==> flow/design.v <==
module bitonic_comp #(parameter DATA_WIDTH = 8, POLARITY = 0)
(clk, reset, valid, A, B, H, L, done);
input clk;
input reset;
input valid;
input [DATA_WIDTH-1:0] A;
input [DATA_WIDTH-1:0] B;
output [DATA_WIDTH-1:0] H;
output [DATA_WIDTH-1:0] L;
output done;
reg [DATA_WIDTH-1:0] H_r;
reg [DATA_WIDTH-1:0] L_r;
reg done_r;
wire comp;
assign comp = A < B;
assign H = H_r;
assign L = L_r;
assign done = done_r;
always @(posedge clk) begin
	if(reset) begin
		H_r <= 0;
		L_r <= 0;
		done_r <= 0;
	end else if(valid) begin
		if(POLARITY) begin
			H_r <= comp ? B : A;
			L_r <= comp ? A : B;
		end else begin
			H_r <= comp ? A : B;
			L_r <= comp ? B : A;
		end
		done_r <= 1;
	end else begin
		H_r <= 0;
		L_r <= 0;
		done_r <= 0;
	end
end
endmodule
module bitonic_node #(parameter DATA_WIDTH = 8, NODE_ORDER = 1, NODE_DWIDTH = 8, POLARITY = 1)
(clk, reset, valid, data_in, done, data_out);
input clk;
input reset;
input valid;
input [NODE_DWIDTH-1:0] data_in;
output done;
output [NODE_DWIDTH-1:0] data_out;
localparam NUM_COMP = 2**(NODE_ORDER-1);
genvar i_comp;
wire [NUM_COMP-1:0] nodes_done;
assign done = &nodes_done;
generate for(i_comp = 0; i_comp < NUM_COMP; i_comp = i_comp + 1) begin : comp_gen
	wire [DATA_WIDTH-1:0] A;
	wire [DATA_WIDTH-1:0] B;
	wire [DATA_WIDTH-1:0] H;
	wire [DATA_WIDTH-1:0] L;
	assign A = data_in[DATA_WIDTH*(i_comp + 1)-1-:DATA_WIDTH];
	assign B = data_in[DATA_WIDTH*(i_comp + 1 + NUM_COMP)-1-:DATA_WIDTH];
	assign data_out[DATA_WIDTH*(i_comp + 1)-1-:DATA_WIDTH] = H;
	assign data_out[DATA_WIDTH*(i_comp + 1 + NUM_COMP)-1-:DATA_WIDTH] = L;
	bitonic_comp #(.DATA_WIDTH(DATA_WIDTH), .POLARITY(POLARITY)) comp_constr (.clk(clk), .reset(reset), .valid(valid), .A(A), .B(B), .H(H), .L(L), .done(nodes_done[i_comp]));
end endgenerate
endmodule
module bitonic_block
#(parameter DATA_WIDTH = 8, BLOCK_DEPTH = 1, POLARITY = 0)
(clk, reset, data_in, valid, done, data_out);
input clk;
input reset;
input [2**BLOCK_DEPTH*DATA_WIDTH-1:0] data_in;
input valid;
output done;
output [2**BLOCK_DEPTH*DATA_WIDTH-1:0] data_out;
localparam T_WIDTH = 2**BLOCK_DEPTH*DATA_WIDTH;
localparam STATE_NUMS = $clog2(BLOCK_DEPTH + 1);
wire [T_WIDTH-1:0] bstage_outs [BLOCK_DEPTH:0];
wire [BLOCK_DEPTH:0] bstage_ready;
assign bstage_outs[0] = data_in;
assign bstage_ready[0] = valid;
assign done = bstage_ready[BLOCK_DEPTH] == 1;
assign data_out = done ? bstage_outs[BLOCK_DEPTH] : 0;
genvar i_bstage;
genvar i_node;
generate for(i_bstage = 0; i_bstage < BLOCK_DEPTH; i_bstage = i_bstage + 1) begin : bstage_gen
	localparam n_nodes = 2**i_bstage;
	wire [n_nodes-1:0] nodes_ready;
	assign bstage_ready[i_bstage + 1] = &nodes_ready;
	for(i_node = 0; i_node < n_nodes; i_node = i_node + 1) begin : node_gen
		localparam NODE_DWIDTH = DATA_WIDTH * 2**(BLOCK_DEPTH - i_bstage);
		wire [NODE_DWIDTH-1:0] node_data_in;
		assign node_data_in = bstage_outs[i_bstage][NODE_DWIDTH*(i_node+1)-1-:NODE_DWIDTH];
		wire [NODE_DWIDTH-1:0] node_data_out;
		bitonic_node #(.DATA_WIDTH(DATA_WIDTH), .NODE_ORDER(BLOCK_DEPTH - i_bstage), .NODE_DWIDTH(NODE_DWIDTH), .POLARITY(POLARITY)) node_constr (.clk(clk), .reset(reset), .valid(bstage_ready[i_bstage]), .data_in(node_data_in), .done(nodes_ready[i_node]), .data_out(node_data_out));
		assign bstage_outs[i_bstage+1][NODE_DWIDTH*(i_node+1)-1-:NODE_DWIDTH] = node_data_out;
	end
end endgenerate
endmodule
module bitonic_top
#(parameter NUM_INPUT = 16, DATA_WIDTH = 8)
(clk, reset, data_in, valid, done, data_out);
input clk;
input reset;
input [NUM_INPUT * DATA_WIDTH - 1:0] data_in;
input valid;
output done;
output [NUM_INPUT * DATA_WIDTH - 1:0] data_out;
localparam STAGES = $clog2(NUM_INPUT);
localparam ALL_WIDTH = NUM_INPUT * DATA_WIDTH;
wire [ALL_WIDTH - 1:0] stage_data [STAGES:0];
wire [STAGES:0] stage_ready;
assign stage_data[0] = data_in;
assign stage_ready[0] = valid;
assign done = stage_ready[STAGES] == 1;
assign data_out = stage_data[STAGES];
genvar i_stage;
genvar i_block;
generate for(i_stage = 0; i_stage < STAGES; i_stage = i_stage + 1) begin : stages_gen
	localparam BLOCK_COUNT = NUM_INPUT/(2**(i_stage+1));
	localparam BLOCK_DWIDTH = DATA_WIDTH*2**(i_stage+1);
	localparam BLOCK_DEPTH = i_stage + 1;
	wire [BLOCK_COUNT - 1:0] blks_done;
	assign stage_ready[i_stage+1] = &blks_done;
	for(i_block = 0; i_block < BLOCK_COUNT; i_block = i_block + 1) begin
		wire [BLOCK_DWIDTH-1:0] block_in;
		wire [BLOCK_DWIDTH-1:0] block_out;
		assign block_in = stage_data[i_stage][BLOCK_DWIDTH*(i_block+1)-1-:BLOCK_DWIDTH];
		assign stage_data[i_stage+1][BLOCK_DWIDTH*(i_block+1)-1-:BLOCK_DWIDTH] = block_out;
		bitonic_block #(.DATA_WIDTH(DATA_WIDTH), .BLOCK_DEPTH(BLOCK_DEPTH), .POLARITY(i_block%2)) blk_const (.clk(clk), .reset(reset), .data_in(block_in), .data_out(block_out), .done(blks_done[i_block]), .valid(stage_ready[i_stage]));
	end
end endgenerate
endmodule
Step by step through the tools: bitonic_top
Tool output for the design above, in the order of the flow. Line numbers count from 1 in the design file above. Library cell names are shortened. Not given: --

Top module: bitonic_top. Clock port: clk. Cell library: sky130hd. Corner: tt_025C_1v80.

After elaboration
Source: Yosys, flattened and elaborated. Widths are those after wreduce. Registers that Yosys merges into a memory's read port (data or address) are not register bits. Print and check cells do not count. Equal cells are merged and count once.

Under bits in registers stands 1290. Under input port bits stands 131. Output and inout port bits: 129. The figure for elaborated cells is 455.

The figure for order comparisons is 80. For mux-type cells the number is 185. The entry for bitwise operators reads 10. Under reduce/logical cells stands 10.

Operators by type and width (count): 2-to-1 mux 8 bit (160); < comparator 8 bit (80); 2-to-1 mux 128 bit (1); 2-to-1 mux 64 bit (2); 2-to-1 mux 32 bit (4); 2-to-1 mux 16 bit (8); OR reduction 2 bit (10); inverter 1 bit (10); 2-to-1 mux 1 bit (10).

Longest topological paths
Longest topological path by Yosys (ltp), each cell counted once; first at word level (registers and memories cut), then after technology mapping (sequential cells cut; the memories' decode and read muxes count).

For depth in word-level cells the number is 3. The figure for ABC_AREA is 0. The figure for gate-level depth with buffers is 13.

Mapped cells and area
The flow's flattened synthesis, as Yosys stat reports it; memories are mapped. The netlist is that of the ABC_AREA named above (0 if unset); the other value can give another one. Totals and module areas in this step are rounded.

Cell types (count): dfxtp_1 (1290); ha_1 (560); nand3_1 (1199); o211ai_1 (533); mux2i_1 (354); a21oi_1 (532); nand4b_1 (300); a32oi_1 (297); nand2_1 (600); mux2_2 (198); o21ai_0 (408); and2_1 (296); clkbuf_1 (435); inv_1 (420); or3_1 (241); a31oi_4 (33); o211ai_2 (55); buf_2 (101).

Other cell types: 34; their cells: 675.

Under standard cells after synthesis stands 8527. The figure for synthesis area is 0.0755 sq mm. For sequential area the number is 0.0258 sq mm. The entry for flip-flops reads 1290. For buffers the number is 711.

The figures by module come from a second, unflattened synthesis with its own total; it is not the netlist above.

The figure for cell total of the unflattened synthesis is 6831. For area (unflattened synthesis) the number is 0.068 sq mm.

Rows give one instance, submodules left out.

By module: bitonic_comp (instances 56, cells 76, area 0.000787 sq mm, seq. area 0.00034 sq mm); bitonic_comp (instances 24, cells 76, area 0.000787 sq mm, seq. area 0.00034 sq mm); bitonic_block (instances 1, cells 289, area 0.00186 sq mm, seq. area 0 sq mm); bitonic_block (instances 2, cells 39, area 0.000265 sq mm, seq. area 0 sq mm); bitonic_block (instances 2, cells 39, area 0.000265 sq mm, seq. area 0 sq mm); bitonic_block (instances 4, cells 17, area 0.000126 sq mm, seq. area 0 sq mm); bitonic_block (instances 4, cells 17, area 0.000126 sq mm, seq. area 0 sq mm); bitonic_block (instances 1, cells 73, area 0.00049 sq mm, seq. area 0 sq mm); bitonic_block (instances 1, cells 73, area 0.00049 sq mm, seq. area 0 sq mm); bitonic_node (instances 8, cells 1, area 0.0000063 sq mm, seq. area 0 sq mm); bitonic_top (instances 1, cells 5, area 0.0000313 sq mm, seq. area 0 sq mm); bitonic_node (instances 3, cells 1, area 0.0000088 sq mm, seq. area 0 sq mm); bitonic_node (instances 4, cells 1, area 0.0000063 sq mm, seq. area 0 sq mm); bitonic_node (instances 1, cells 3, area 0.0000163 sq mm, seq. area 0 sq mm).

Modules not listed: 3.

Timing after synthesis
Source: OpenSTA report_checks on the synthesized netlist (no wires, ideal clock, input and output delay 20% of the period each), path of least setup slack; recovery checks are left aside. Register names are those of the netlist, which keeps one name where synthesis merged equal registers.

Path kind: reg2reg. Start: reg (no name shown). End: reg stages_gen[2].genblk1[0].blk_const.bstage_gen[0].node_gen[0].node_constr.comp_gen[2].comp_constr.L_r[7]. Clock period: 3.0 ns. Setup time: 0.070 ns. Arrival time: 2.627 ns. The entry for data required time reads 2.930 ns. Setup slack: 0.303 ns. The entry for path delay reads 2.697 ns. Stages: 14. The figure for buffers on the path is 6. Period reached after synthesis: 2.697 ns.

"path delay" = arrival - input delay + setup time. "stages" counts driving pins, that of a launching flip-flop among them; a cell with two outputs on the path counts twice. "period reached after synthesis" = period - worst setup slack (recovery checks aside). The figure is calculated, with input and output delays left at 20% of the set period. The rows between start and end are the longest chain of elaborated cells between them; the timing report does not say that the signal goes this way. Where chains are equally long, one stands for them. A line is the first line of the expression or statement that the cell stems from. Yosys adds cells for indexed reads and writes and turns some case tables into memories. A register here has more assigning lines than the two given.

Path through: dfxtp_1 buf_6 clkbuf_1 clkbuf_1 buf_2 buf_2 nand2_1 ha_1 nand3_1 o211ai_1 o21ai_1 buf_2 nand3_1 a21oi_1. Cells in the longest elaborated chain: 3.

RTL lines, path post-synthesis: 2-to-1 mux 32 bit (line 80) `assign data_out = done ? bstage_outs[BLOCK_DEPTH] : 0;`; < comparator 8 bit (line 15) `assign comp = A < B;`; 2-to-1 mux 8 bit (line 30) `L_r <= comp ? B : A;`; end, assigned (line 27) `L_r <= comp ? A : B;`; end, assigned (line 30); end, declared (line 12) `reg [DATA_WIDTH-1:0] L_r;`.

Worst path after layout
From the final timing report of entry A: the path of least setup slack in the routed layout; clock arrival at registers is part of the times.

Path kind: reg2reg. Start: reg (no name shown). End: reg stages_gen[3].genblk1[0].blk_const.bstage_gen[0].node_gen[0].node_constr.comp_gen[6].comp_constr.L_r[0]. Clock period: 3.56 ns. Setup time: 0.13 ns. Arrival time: 3.90 ns. The entry for data required time reads 4.23 ns. Setup slack: 0.34 ns. Stages: 12. The figure for buffers on the path is 4.

The rows between start and end are the longest chain of elaborated cells between them; the timing report does not say that the signal goes this way. Where chains are equally long, one stands for them. A register here has more assigning lines than the two given.

Path through: dfxtp_4 buf_6 buf_6 clkbuf_1 and2_2 ha_1 nand3_1 o211ai_1 o21ai_2 buf_2 nand3_1 a21oi_2. Cells in the longest elaborated chain: 3.

RTL lines, path after layout: 2-to-1 mux 64 bit (line 80) `assign data_out = done ? bstage_outs[BLOCK_DEPTH] : 0;`; < comparator 8 bit (line 15) `assign comp = A < B;`; 2-to-1 mux 8 bit (line 30) `L_r <= comp ? B : A;`; end, assigned (line 27) `L_r <= comp ? A : B;`; end, assigned (line 30); end, declared (line 12) `reg [DATA_WIDTH-1:0] L_r;`.

Appendix: measured runs

Top module bitonic_top; platform sky130hd; tools Yosys and OpenROAD; 5 stored runs in no particular order. Input and output delays are each 20% of the period that was set; the output load is 0.01 pF. "power consumption" is the tool's figure for a default switching activity; nothing was simulated. The results are shown rounded.

Entry A has these settings: CORE_ASPECT_RATIO 1.17; CORE_UTILIZATION 46; CTS_CLUSTER_DIAMETER 234; GPL_TIMING_DRIVEN 0; SETUP_SLACK_MARGIN 0.27; SLEW_MARGIN 15; TNS_END_PERCENT 95; period_ns 3.56; CAP_MARGIN 20; CORE_MARGIN 2. The chip area in the Yosys report is 0.0755 sq mm. The area of the die stands at 0.167 sq mm. The standard-cell area after routing reads 0.0866 sq mm. The final design utilization comes to 53.2%. For the setup slack of the worst path the run shows 0.336 ns. For the final setup TNS the run shows 0.000 ns. The measured worst hold slack in the final report is 0.479 ns. The power consumption comes to 32600 uW.

Entry B has these settings: CORE_UTILIZATION 48; period_ns 2.79; CAP_MARGIN 20; CORE_MARGIN 2; SLEW_MARGIN 20. The chip area in the Yosys report is 0.0755 sq mm. The area of the die stands at 0.16 sq mm. The standard-cell area after routing reads 0.0857 sq mm. The final design utilization comes to 54.9%. For the setup slack of the worst path the run shows 0.064 ns. For the final setup TNS the run shows 0.000 ns. The measured worst hold slack in the final report is 0.423 ns. The power consumption comes to 41600 uW.

Entry C has these settings: ABC_AREA 1; CORE_MARGIN 8; CORE_UTILIZATION 68; CTS_CLUSTER_DIAMETER 42; CTS_CLUSTER_SIZE 14; GPL_TIMING_DRIVEN 1; HOLD_SLACK_MARGIN -0.05; PLACE_DENSITY_LB_ADDON 0.11; SETUP_SLACK_MARGIN -0.09; SLEW_MARGIN 25; period_ns 3.0; CAP_MARGIN 20. The chip area in the Yosys report is 0.07 sq mm. The area of the die stands at 0.113 sq mm. The standard-cell area after routing reads 0.0787 sq mm. The final design utilization comes to 77.2%. For the setup slack of the worst path the run shows 0.098 ns. For the final setup TNS the run shows 0.000 ns. The measured worst hold slack in the final report is 0.451 ns. The power consumption comes to 41100 uW.

Entry D has these settings: period_ns 2.79; CAP_MARGIN 20; CORE_MARGIN 2; CORE_UTILIZATION 40; SLEW_MARGIN 20. The chip area in the Yosys report is 0.0755 sq mm. The area of the die stands at 0.192 sq mm. The standard-cell area after routing reads 0.0861 sq mm. The final design utilization comes to 45.9%. For the setup slack of the worst path the run shows 0.114 ns. For the final setup TNS the run shows 0.000 ns. The measured worst hold slack in the final report is 0.437 ns. The power consumption comes to 40900 uW.

Entry E has these settings: CAP_MARGIN 5; CELL_PAD_IN_SITES_DETAIL_PLACEMENT 1; CELL_PAD_IN_SITES_GLOBAL_PLACEMENT 3; CORE_ASPECT_RATIO 0.51; CORE_MARGIN 4; CTS_CLUSTER_SIZE 44; GPL_ROUTABILITY_DRIVEN 1; GPL_TIMING_DRIVEN 0; MIN_ROUTING_LAYER met1; SETUP_SLACK_MARGIN 0.72; TNS_END_PERCENT 65; period_ns 3.0; CORE_UTILIZATION 40; SLEW_MARGIN 20. The chip area in the Yosys report is 0.0755 sq mm. The area of the die stands at 0.196 sq mm. The standard-cell area after routing reads 0.0951 sq mm. The final design utilization comes to 50.9%. For the setup slack of the worst path the run shows -0.337 ns. For the final setup TNS the run shows -8.10 ns. The measured worst hold slack in the final report is 0.471 ns. The power consumption comes to 38800 uW.
